==> flow/design.v <==
package cordic_pkg;
    localparam int XY_W = 16;
    localparam int ANGLE_W = 32;
    localparam int MAX_ITER = 32;  
    localparam logic signed [31:0] ANG_PI = 32'sh8000_0000;
    localparam logic signed [31:0] ANG_PI_2 = 32'sh4000_0000;
    localparam logic signed [15:0] KINV_Q15 = 16'sd19898;  
    localparam int KINV_SHIFT = 15;
    localparam real PI = 3.14159265358979323846;
    function automatic logic signed [MAX_ITER-1:0] atan_lut(input int unsigned idx);
        case (idx)
          0: atan_lut = 32'sh2000_0000;
          1: atan_lut = 32'sh12E4_051D;
          2: atan_lut = 32'sh09FB_385B;
          3: atan_lut = 32'sh0511_11D4;
          4: atan_lut = 32'sh028B_0D43;
          5: atan_lut = 32'sh0145_77E1;
          6: atan_lut = 32'sh00A2_EC1E;
          7: atan_lut = 32'sh0051_F155;
          8: atan_lut = 32'sh0028_F953;
          9: atan_lut = 32'sh0014_7E6E;
          10: atan_lut = 32'sh000A_7CC8;
          11: atan_lut = 32'sh0005_3E64;
          12: atan_lut = 32'sh0002_9F32;
          13: atan_lut = 32'sh0001_4F99;
          14: atan_lut = 32'sh0000_A7CC;
          15: atan_lut = 32'sh0000_53E6;
          default: atan_lut = 32'sd0;
        endcase
    endfunction
endpackage
module cordic_stage #(
    parameter int XYI = 19,
    parameter int ANGLE_W = 32,
    parameter int I = 0,
    parameter logic MODE = 1'b0  
)(
    input logic clk,
    input logic rst_n,
    input logic ce,
    input logic signed [XYI:0] x_in,
    input logic signed [XYI:0] y_in,
    input logic signed [ANGLE_W-1:0] z_in,
    output logic signed [XYI:0] x_out,
    output logic signed [XYI:0] y_out,
    output logic signed [ANGLE_W-1:0] z_out
);
    typedef enum logic {MODE_ROT = 1'b0, MODE_VEC = 1'b1} cordic_mode_e;
    logic signed [XYI:0] x_shr;
    logic signed [XYI:0] y_shr;
    logic signed [ANGLE_W-1:0] atan_i;
    logic dir;
    always_comb begin
        x_shr = x_in >>> I;
        y_shr = y_in >>> I;
        atan_i = $signed(cordic_pkg::atan_lut(I));
        dir = (MODE == MODE_ROT) ? z_in[ANGLE_W-1] : y_in[XYI];
    end
    always_ff @(posedge clk or negedge rst_n) begin
        if (!rst_n) begin
            x_out <= '0;
            y_out <= '0;
            z_out <= '0;
        end else if (ce) begin
            if (MODE == MODE_ROT) begin
                x_out <= dir ? (x_in + y_shr) : (x_in - y_shr);
                y_out <= dir ? (y_in - x_shr) : (y_in + x_shr);
                z_out <= dir ? (z_in + atan_i) : (z_in - atan_i);
            end else begin
                x_out <= dir ? (x_in - y_shr) : (x_in + y_shr);
                y_out <= dir ? (y_in + x_shr) : (y_in - x_shr);
                z_out <= dir ? (z_in - atan_i) : (z_in + atan_i);
            end
        end
      end
endmodule
module cordic_preproc #(
  parameter int XY_W = 16,
  parameter int XYI = 19,
  parameter int ANGLE_W = 32
)(
  input logic clk,
  input logic rst_n,
  input logic ce,
  input logic load,
  input logic signed [XY_W-1:0] x_in,
  input logic signed [XY_W-1:0] y_in,
  input logic [ANGLE_W-1:0] angle_in,
  output logic signed [XYI:0] x0,
  output logic signed [XYI:0] y0,
  output logic signed [ANGLE_W-1:0] z0
);
  logic signed [ANGLE_W-1:0] ang_s;
  logic [1:0] quadrant;
  logic signed [XYI:0] x_ext, y_ext;
  always_comb begin
    ang_s = $signed(angle_in);
    quadrant = ang_s[ANGLE_W-1 -: 2];
    x_ext = {{(XYI-XY_W+1){x_in[XY_W-1]}}, x_in};
    y_ext = {{(XYI-XY_W+1){y_in[XY_W-1]}}, y_in};
  end
  always_ff @(posedge clk or negedge rst_n) begin
    if (!rst_n) begin
      x0 <= '0;
      y0 <= '0;
      z0 <= '0;
    end else if (ce) begin
      if (load) begin
        unique case (quadrant)
          2'b00, 2'b11: begin
            x0 <= x_ext;
            y0 <= y_ext;
            z0 <= ang_s;
          end
          2'b01: begin
            x0 <= -y_ext;
            y0 <= x_ext;
            z0 <= ang_s - $signed(cordic_pkg::ANG_PI_2);
          end
          2'b10: begin
            x0 <= y_ext;
            y0 <= -x_ext;
            z0 <= ang_s + $signed(cordic_pkg::ANG_PI_2);
          end
        endcase
      end
    end
  end
endmodule
module cordic_rotator #(
    parameter int XY_W = 16,
    parameter int ANGLE_W = 32,
    parameter int ITER = 16,
    parameter int GUARD = 3,
    parameter int GAIN_COMP = 0
)(
    input logic clk,
    input logic rst_n,
    input logic in_valid,
    output logic in_ready,
    input logic signed [XY_W-1:0] x_start,
    input logic signed [XY_W-1:0] y_start,
    input logic signed [ANGLE_W-1:0] angle,
    output logic out_valid,
    input logic out_ready,
    output logic signed [XY_W-1:0] cosine,
    output logic signed [XY_W-1:0] sine
);
    logic stall;
    logic accept;
    assign stall = out_valid && !out_ready;
    assign in_ready = !stall;
    assign accept = in_valid && in_ready;
    logic [ITER:0] vld;
    always_ff @(posedge clk or negedge rst_n) begin
        if (!rst_n) begin
            vld <= '0;
        end else if (!stall) begin
            vld <= {vld[ITER-1:0], accept};
        end
    end
    assign out_valid = vld[ITER];
    localparam int XYI = XY_W + GUARD;
    logic signed [XYI:0] x0;
    logic signed [XYI:0] y0;
    logic signed [ANGLE_W-1:0] z0;
    cordic_preproc #(
        .XY_W(XY_W),
        .XYI(XYI),
        .ANGLE_W(ANGLE_W)
    ) u_preproc (
        .clk(clk),
        .rst_n(rst_n),
        .ce(!stall),
        .load(accept),
        .x_in(x_start),
        .y_in(y_start),
        .angle_in(angle),
        .x0(x0),
        .y0(y0),
        .z0(z0)
    );
    logic signed [XYI:0] x_pipe [0:ITER];
    logic signed [XYI:0] y_pipe [0:ITER];
    logic signed [ANGLE_W-1:0] z_pipe [0:ITER];
    assign x_pipe[0] = x0;
    assign y_pipe[0] = y0;
    assign z_pipe[0] = z0;
    genvar i;
    generate
        for (i = 0; i < ITER; i++) begin : STG
            cordic_stage #(
                .XYI(XYI),
                .ANGLE_W(ANGLE_W),
                .I(i),
                .MODE(1'b0) 
            ) u_stage (
                .clk(clk),
                .rst_n(rst_n),
                .ce(!stall),
                .x_in(x_pipe[i]),
                .y_in(y_pipe[i]),
                .z_in(z_pipe[i]),
                .x_out(x_pipe[i+1]),
                .y_out(y_pipe[i+1]),
                .z_out(z_pipe[i+1])
            );
         end
    endgenerate
    logic signed [XYI:0] cos_raw, sin_raw;
    assign cos_raw = x_pipe[ITER];
    assign sin_raw = y_pipe[ITER];
    localparam int MULT_W = (XYI+1) + 16;
    logic signed [MULT_W-1:0] cos_prod, sin_prod;
    logic signed [XYI:0] cos_sc, sin_sc;
    always_comb begin
        cos_prod = $signed(cos_raw) * $signed(cordic_pkg::KINV_Q15);
        sin_prod = $signed(sin_raw) * $signed(cordic_pkg::KINV_Q15);
        cos_sc = $signed(cos_prod >>> cordic_pkg::KINV_SHIFT);
        sin_sc = $signed(sin_prod >>> cordic_pkg::KINV_SHIFT);
    end
    logic signed [XYI:0] cos_sel, sin_sel;
    always_comb begin
      if (GAIN_COMP) begin
        cos_sel = cos_sc;
        sin_sel = sin_sc;
      end else begin
        cos_sel = cos_raw;
        sin_sel = sin_raw;
      end
    end
    assign cosine = cos_sel[XY_W-1:0];
    assign sine = sin_sel[XY_W-1:0];
endmodule
module cordic_rot_top (
    input logic clk,
    input logic rst_n,
    input logic in_valid,
    output logic in_ready,
    input logic signed [15:0] x_start,
    input logic signed [15:0] y_start,
    input logic signed [31:0] angle,
    output logic out_valid,
    input logic out_ready,
    output logic signed [15:0] cosine,
    output logic signed [15:0] sine
);
    cordic_rotator #(
        .XY_W(16),
        .ANGLE_W(32),
        .ITER(16),
        .GUARD(3),
        .GAIN_COMP(1)
    ) u_rot (
        .clk(clk),
        .rst_n(rst_n),
        .in_valid(in_valid),
        .in_ready(in_ready),
        .x_start(x_start),
        .y_start(y_start),
        .angle(angle),
        .out_valid(out_valid),
        .out_ready(out_ready),
        .cosine(cosine),
        .sine(sine)
    );
endmodule
---- Reports on cordic_rot_top ----
Tool output for the design above, in the order of the flow.
Lines are those of the file above, counted from 1.
Operators carry their Yosys type and port widths (W data, S select, Z words).
Library cell names are shortened.
Not given: n/a
design
  top ..................................... cordic_rot_top
  clock input ............................. clk
  library ................................. sky130hd
  timing corner ........................... tt_025C_1v80

---- After elaboration ----
Counts by Yosys on the flattened word-level netlist (proc, flatten, opt, wreduce). Print and check cells are left out. Cells with the same type and inputs are merged into one.
word-level totals
  bits of input ports ..................... 68
  word-level cells ........................ 211
  bits in registers ....................... 1209
  output and inout bits ................... 34
cells by class
  mux-type cells .......................... 50
  eq/ne operators ......................... 3
  reductions and logical operators ........ 7
  $mul .................................... 2
  bitwise operators ....................... 1
  $add $sub $neg .......................... 97
operator list
  operator                  count
  $mul A20 B15 Y30 const B  2
  $mux W20                  32
  $mux W32                  15
  $pmux W20 S3              2
  $pmux W32 S3              1
  $neg A16 Y20              2
  $add A20 B10 Y20          2
  $sub A20 B10 Y20          2
  $add A20 B11 Y20          2
  $sub A20 B11 Y20          2
  $add A20 B12 Y20          2
  $sub A20 B12 Y20          2
  $add A20 B13 Y20          2
  $sub A20 B13 Y20          2
  $add A20 B14 Y20          2
  $sub A20 B14 Y20          2
  $add A20 B15 Y20          2
  $sub A20 B15 Y20          2
  $add A20 B16 Y20          2
  $sub A20 B16 Y20          2
  $add A20 B17 Y20          2
  $sub A20 B17 Y20          2
  $add A20 B18 Y20          2
  $sub A20 B18 Y20          2
  $add A20 B19 Y20          2
  $sub A20 B19 Y20          2
  $sub A20 B20 Y20          2
  $add A20 B5 Y20           2
Not listed: further kinds 50, cells in them 62.

---- Longest topological paths ----
Yosys ltp: most cells in a row. Word level: on the elaborated netlist, between registers, memories and ports. Mapped: between sequential cells and ports; inverters and the memories' decode and read muxes count.
logic depth
  depth after elaboration ................. 5
  ABC_AREA ................................ 0
  gate-level depth with buffers ........... 23
  depth with buffers taken out ............ 23

---- Mapped cells and area ----
Yosys stat after the flow's synthesis: flattened, memories mapped to cells. It holds for the ABC_AREA given above (unset counts as 0); a run with the other value may have another netlist.
synthesis totals
  chip area (Yosys) ....................... 106246.9 um^2
  mapped flip-flops ....................... 1175
  area of sequential cells ................ 29403.2 um^2
  buffers ................................. 371
  cell count .............................. 12675
cells by type
  cell      count  area in all (um^2)
  dfrtp_1   1175   29403.2
  ha_1      1362   1.7E+04
  a21oi_1   1421   7.11E+03
  xnor2_1   709    6.21E+03
  fa_1      256    5.12E+03
  nand2_1   1311   4920.97
  o21ai_0   911    4.56E+03
  nor2_1    1210   4.54E+03
  xor2_1    509    4.46E+03
  inv_1     815    3.06E+03
  a21o_1    336    2.52E+03
  nor3_1    303    1.52E+03
  clkbuf_1  341    1.28E+03
  nand2b_1  176    1.1E+03
  o21bai_1  134    1.01E+03
  o21a_1    127    953.414
  o31ai_1   118    885.85
  nand3_1   165    825.792
Other cell types: 72; their cells: 1296.
The figures by module come from a second, unflattened synthesis with its own total; it is not the netlist above.
second synthesis, totals
  cell total of the unflattened synthesis .. 13904
  area (unflattened synthesis) ............ 122764.0 um^2
Rows give one instance, submodules left out.
modules
  module          area (um^2)  seq. area (um^2)  cells  times used
  cordic_rotator  11464.7      425.4             1154   1
  cordic_stage    7128.1       1801.7            837    1
  cordic_stage    7084.3       1801.7            827    1
  cordic_stage    7045.5       1801.7            809    1
  cordic_stage    7006.7       1801.7            809    1
  cordic_stage    6934.2       1801.7            810    1
  cordic_stage    6874.1       1801.7            827    1
  cordic_stage    6804.0       1801.7            790    1
  cordic_stage    6780.3       1801.7            770    1
  cordic_stage    6761.5       1801.7            783    1
  cordic_stage    6723.9       1801.7            744    1
  cordic_stage    6691.4       1801.7            784    1
  cordic_stage    6607.6       1801.7            749    1
  cordic_stage    6471.2       1801.7            713    1
Modules not listed: 5.

---- Timing after synthesis ----
Path of least setup slack by OpenSTA after synthesis, without wires, with an ideal clock, recovery checks aside; 20% of the period is set as input and as output delay. Where synthesis merged equal registers, the netlist keeps one of their names.
timing path post-synthesis
  path type ............................... flip-flop to output port
  from .................................... register u_rot.STG[15].u_stage.x_out[5]
  to ...................................... output cosine[15]
  buffers on the path ..................... 0
  required time ........................... 6.800 ns
  slack ................................... 0.990 ns
  external output delay ................... 1.700 ns
  launch time at the first pin ............ 0.000 ns
  path delay .............................. 5.810 ns
  arrival time ............................ 5.810 ns
  stages .................................. 24
  clock period ............................ 8.5 ns
  synthesis period reached ................ 7.51 ns
"path delay" = arrival - input delay + setup time.
A path that ends at an output port has no setup time.
"stages" counts driving pins, that of a launching flip-flop among them; a cell with two outputs on the path counts twice.
"synthesis period reached" = period - worst setup slack (recovery checks aside). The figure is calculated, with input and output delays left at 20% of the set period.
Between the ends stands the longest chain of elaborated cells between them, by number of cells; it is not shown to be the way that was timed. Of several equally long chains one is given.
A line is the first line of the expression or statement that the cell stems from. Yosys adds cells for indexed reads and writes and turns some case tables into memories.
At most two assigning lines are given for a register; there are more.
between the ends, post-synthesis
  cell sequence ........................... dfrtp_1 > ha_1 > xor2_1 > ha_1 > a21oi_1 > fa_1 > fa_1 > inv_1 > fa_1 > inv_1 > fa_1 > inv_1 > ha_1 > a21o_1 > a21o_1 > a21oi_1 > o21ai_0 > inv_1 > a21oi_1 > o41ai_1 > o211ai_1 > o41ai_1 > o21ba_2 > xnor2_1
  cells in the longest elaborated chain ... 1
  elaborated cells between the ends (all ways) .. 1
  source lines of those cells ............. 1
  those cells by class .................... mul: 1
RTL lines, path post-synthesis
  what                line  RTL
  start: declaration  44    output logic signed [XYI:0] x_out,
  start: assignment   66    x_out <= dir ? (x_in + y_shr) : (x_in - y_shr);
  start: assignment   70    x_out <= dir ? (x_in - y_shr) : (x_in + y_shr);
  $mul A20 B15 Y30    217   cos_prod = $signed(cos_raw) * $signed(cordic_pkg::KINV_Q15);
  end: declaration    245   output logic signed [15:0] cosine,

---- Worst path after layout ----
From the final timing report of run A: the path of least setup slack in the routed layout; clock arrival at registers is part of the times.
timing path post-layout
  path type ............................... flip-flop to output port
  from .................................... register u_rot.STG[15].u_stage.y_out[14]
  to ...................................... output sine[14]
  launch time at the first pin ............ 0.89 ns
  required time ........................... 7.09 ns
  arrival time ............................ 7.13 ns
  clock period ............................ 8.86 ns
  slack ................................... -0.05 ns
  buffers on the path ..................... 1
  stages .................................. 22
  external output delay ................... 1.77 ns
Between the ends stands the longest chain of elaborated cells between them, by number of cells; it is not shown to be the way that was timed. Of several equally long chains one is given.
At most two assigning lines are given for a register; there are more.
between the ends, post-layout
  cell sequence ........................... dfrtp_2 > ha_4 > inv_1 > fa_1 > inv_1 > fa_1 > fa_1 > fa_1 > inv_1 > fa_1 > inv_1 > ha_1 > a21o_1 > a211oi_1 > nand2b_1 > o21ai_4 > a21boi_2 > nand2_1 > a31oi_4 > a211o_1 > xor2_1 > clkdlybuf4s50_1
  cells in the longest elaborated chain ... 1
  elaborated cells between the ends (all ways) .. 1
  source lines of those cells ............. 1
  those cells by class .................... mul: 1
RTL lines, path post-layout
  what                line  RTL
  start: declaration  45    output logic signed [XYI:0] y_out,
  start: assignment   67    y_out <= dir ? (y_in - x_shr) : (y_in + x_shr);
  start: assignment   71    y_out <= dir ? (y_in + x_shr) : (y_in - x_shr);
  $mul A20 B15 Y30    218   sin_prod = $signed(sin_raw) * $signed(cordic_pkg::KINV_Q15);
  end: declaration    246   output logic signed [15:0] sine

Module cordic_rot_top, platform sky130hd: 6 stored runs of the flow (Yosys, OpenROAD) with differing settings, in no particular order. Input and output delays are each 20% of the period that was set; the output load is 0.01 pF.
"achieved clock period": clock period set for the run, less the worst setup slack. It is reckoned from that one timing run; input and output delays stay at 20% of the period that was set.
"worst setup path time" means the part of the period allowed to the worst setup path (the constraints hold back 20% at inputs and 20% at outputs) less its slack; where the path has registers, the arrival times of their clocks count too.

---- run A ----
settings
  CAP_MARGIN = 5
  CELL_PAD_IN_SITES_GLOBAL_PLACEMENT = 1
  CTS_CLUSTER_DIAMETER = 50
  GPL_TIMING_DRIVEN = 0
  MAX_ROUTING_LAYER = met5
  MIN_ROUTING_LAYER = met1
  PLACE_DENSITY_LB_ADDON = 0.13
  SETUP_SLACK_MARGIN = -0.36
  period_ns = 8.86
  CORE_MARGIN = 2
  CORE_UTILIZATION = 40
  SLEW_MARGIN = 20
results
  chip area in the Yosys report ........... 106246.9 um^2
  die footprint ........................... 269756.0 um^2
  std-cell area (final layout) ............ 120418.0 um^2
  setup slack of the worst path ........... -0.047 ns
  final worst hold slack .................. 0.465 ns
  achieved clock period ................... 8.907 ns
  worst setup path time ................... 7.13 ns
  worst setup path type ................... flip-flop to output port

---- run B ----
settings
  CELL_PAD_IN_SITES_GLOBAL_PLACEMENT = 3
  PLACE_DENSITY_LB_ADDON = 0.19
  SETUP_SLACK_MARGIN = -0.36
  period_ns = 8.5
  CAP_MARGIN = 20
  CORE_MARGIN = 2
  CORE_UTILIZATION = 40
  SLEW_MARGIN = 20
results
  chip area in the Yosys report ........... 106246.9 um^2
  die footprint ........................... 269756.0 um^2
  std-cell area (final layout) ............ 116837.0 um^2
  setup slack of the worst path ........... -0.029 ns
  final worst hold slack .................. 0.460 ns
  achieved clock period ................... 8.529 ns
  worst setup path time ................... 6.83 ns
  worst setup path type ................... flip-flop to output port

---- run C ----
settings
  CELL_PAD_IN_SITES_DETAIL_PLACEMENT = 0
  CORE_MARGIN = 2
  CORE_UTILIZATION = 55
  GPL_TIMING_DRIVEN = 0
  PLACE_DENSITY_LB_ADDON = 0.23
  TNS_END_PERCENT = 75
  period_ns = 4.65
  CAP_MARGIN = 20
  SLEW_MARGIN = 20
results
  chip area in the Yosys report ........... 106246.9 um^2
  die footprint ........................... 196710.0 um^2
  std-cell area (final layout) ............ 118318.0 um^2
  setup slack of the worst path ........... -2.984 ns
  final worst hold slack .................. 0.467 ns
  achieved clock period ................... 7.634 ns
  worst setup path time ................... 6.70 ns
  worst setup path type ................... flip-flop to output port

---- run D ----
settings
  ABC_AREA = 1
  CAP_MARGIN = 5
  CELL_PAD_IN_SITES_GLOBAL_PLACEMENT = 1
  CTS_CLUSTER_DIAMETER = 75
  GPL_TIMING_DRIVEN = 0
  MAX_ROUTING_LAYER = met5
  MIN_ROUTING_LAYER = met1
  SETUP_SLACK_MARGIN = -0.36
  TNS_END_PERCENT = 60
  period_ns = 14.0
  CORE_MARGIN = 2
  CORE_UTILIZATION = 40
  SLEW_MARGIN = 20
results
  chip area in the Yosys report ........... 125046.2 um^2
  die footprint ........................... 317104.0 um^2
  std-cell area (final layout) ............ 137862.0 um^2
  setup slack of the worst path ........... 4.011 ns
  final worst hold slack .................. 0.465 ns
  achieved clock period ................... 9.989 ns
  worst setup path time ................... 7.19 ns
  worst setup path type ................... flip-flop to output port

---- run E ----
settings
  ABC_AREA = 1
  CAP_MARGIN = 30
  CELL_PAD_IN_SITES_DETAIL_PLACEMENT = 2
  CORE_ASPECT_RATIO = 0.64
  CORE_MARGIN = 10
  CORE_UTILIZATION = 49
  CTS_CLUSTER_SIZE = 89
  SLEW_MARGIN = 10
  period_ns = 13.3
results
  no results, placement failed with DPL-0033

---- run F ----
settings
  ABC_AREA = 1
  CORE_ASPECT_RATIO = 1.41
  CTS_CLUSTER_DIAMETER = 68
  GPL_TIMING_DRIVEN = 0
  MAX_ROUTING_LAYER = met5
  SLEW_MARGIN = 30
  period_ns = 8.5
  CAP_MARGIN = 20
  CORE_MARGIN = 2
  CORE_UTILIZATION = 40
results
  chip area in the Yosys report ........... 125046.2 um^2
  die footprint ........................... 317172.0 um^2
  std-cell area (final layout) ............ 137738.0 um^2
  setup slack of the worst path ........... 0.106 ns
  final worst hold slack .................. 0.463 ns
  achieved clock period ................... 8.394 ns
  worst setup path time ................... 6.69 ns
  worst setup path type ................... flip-flop to output port
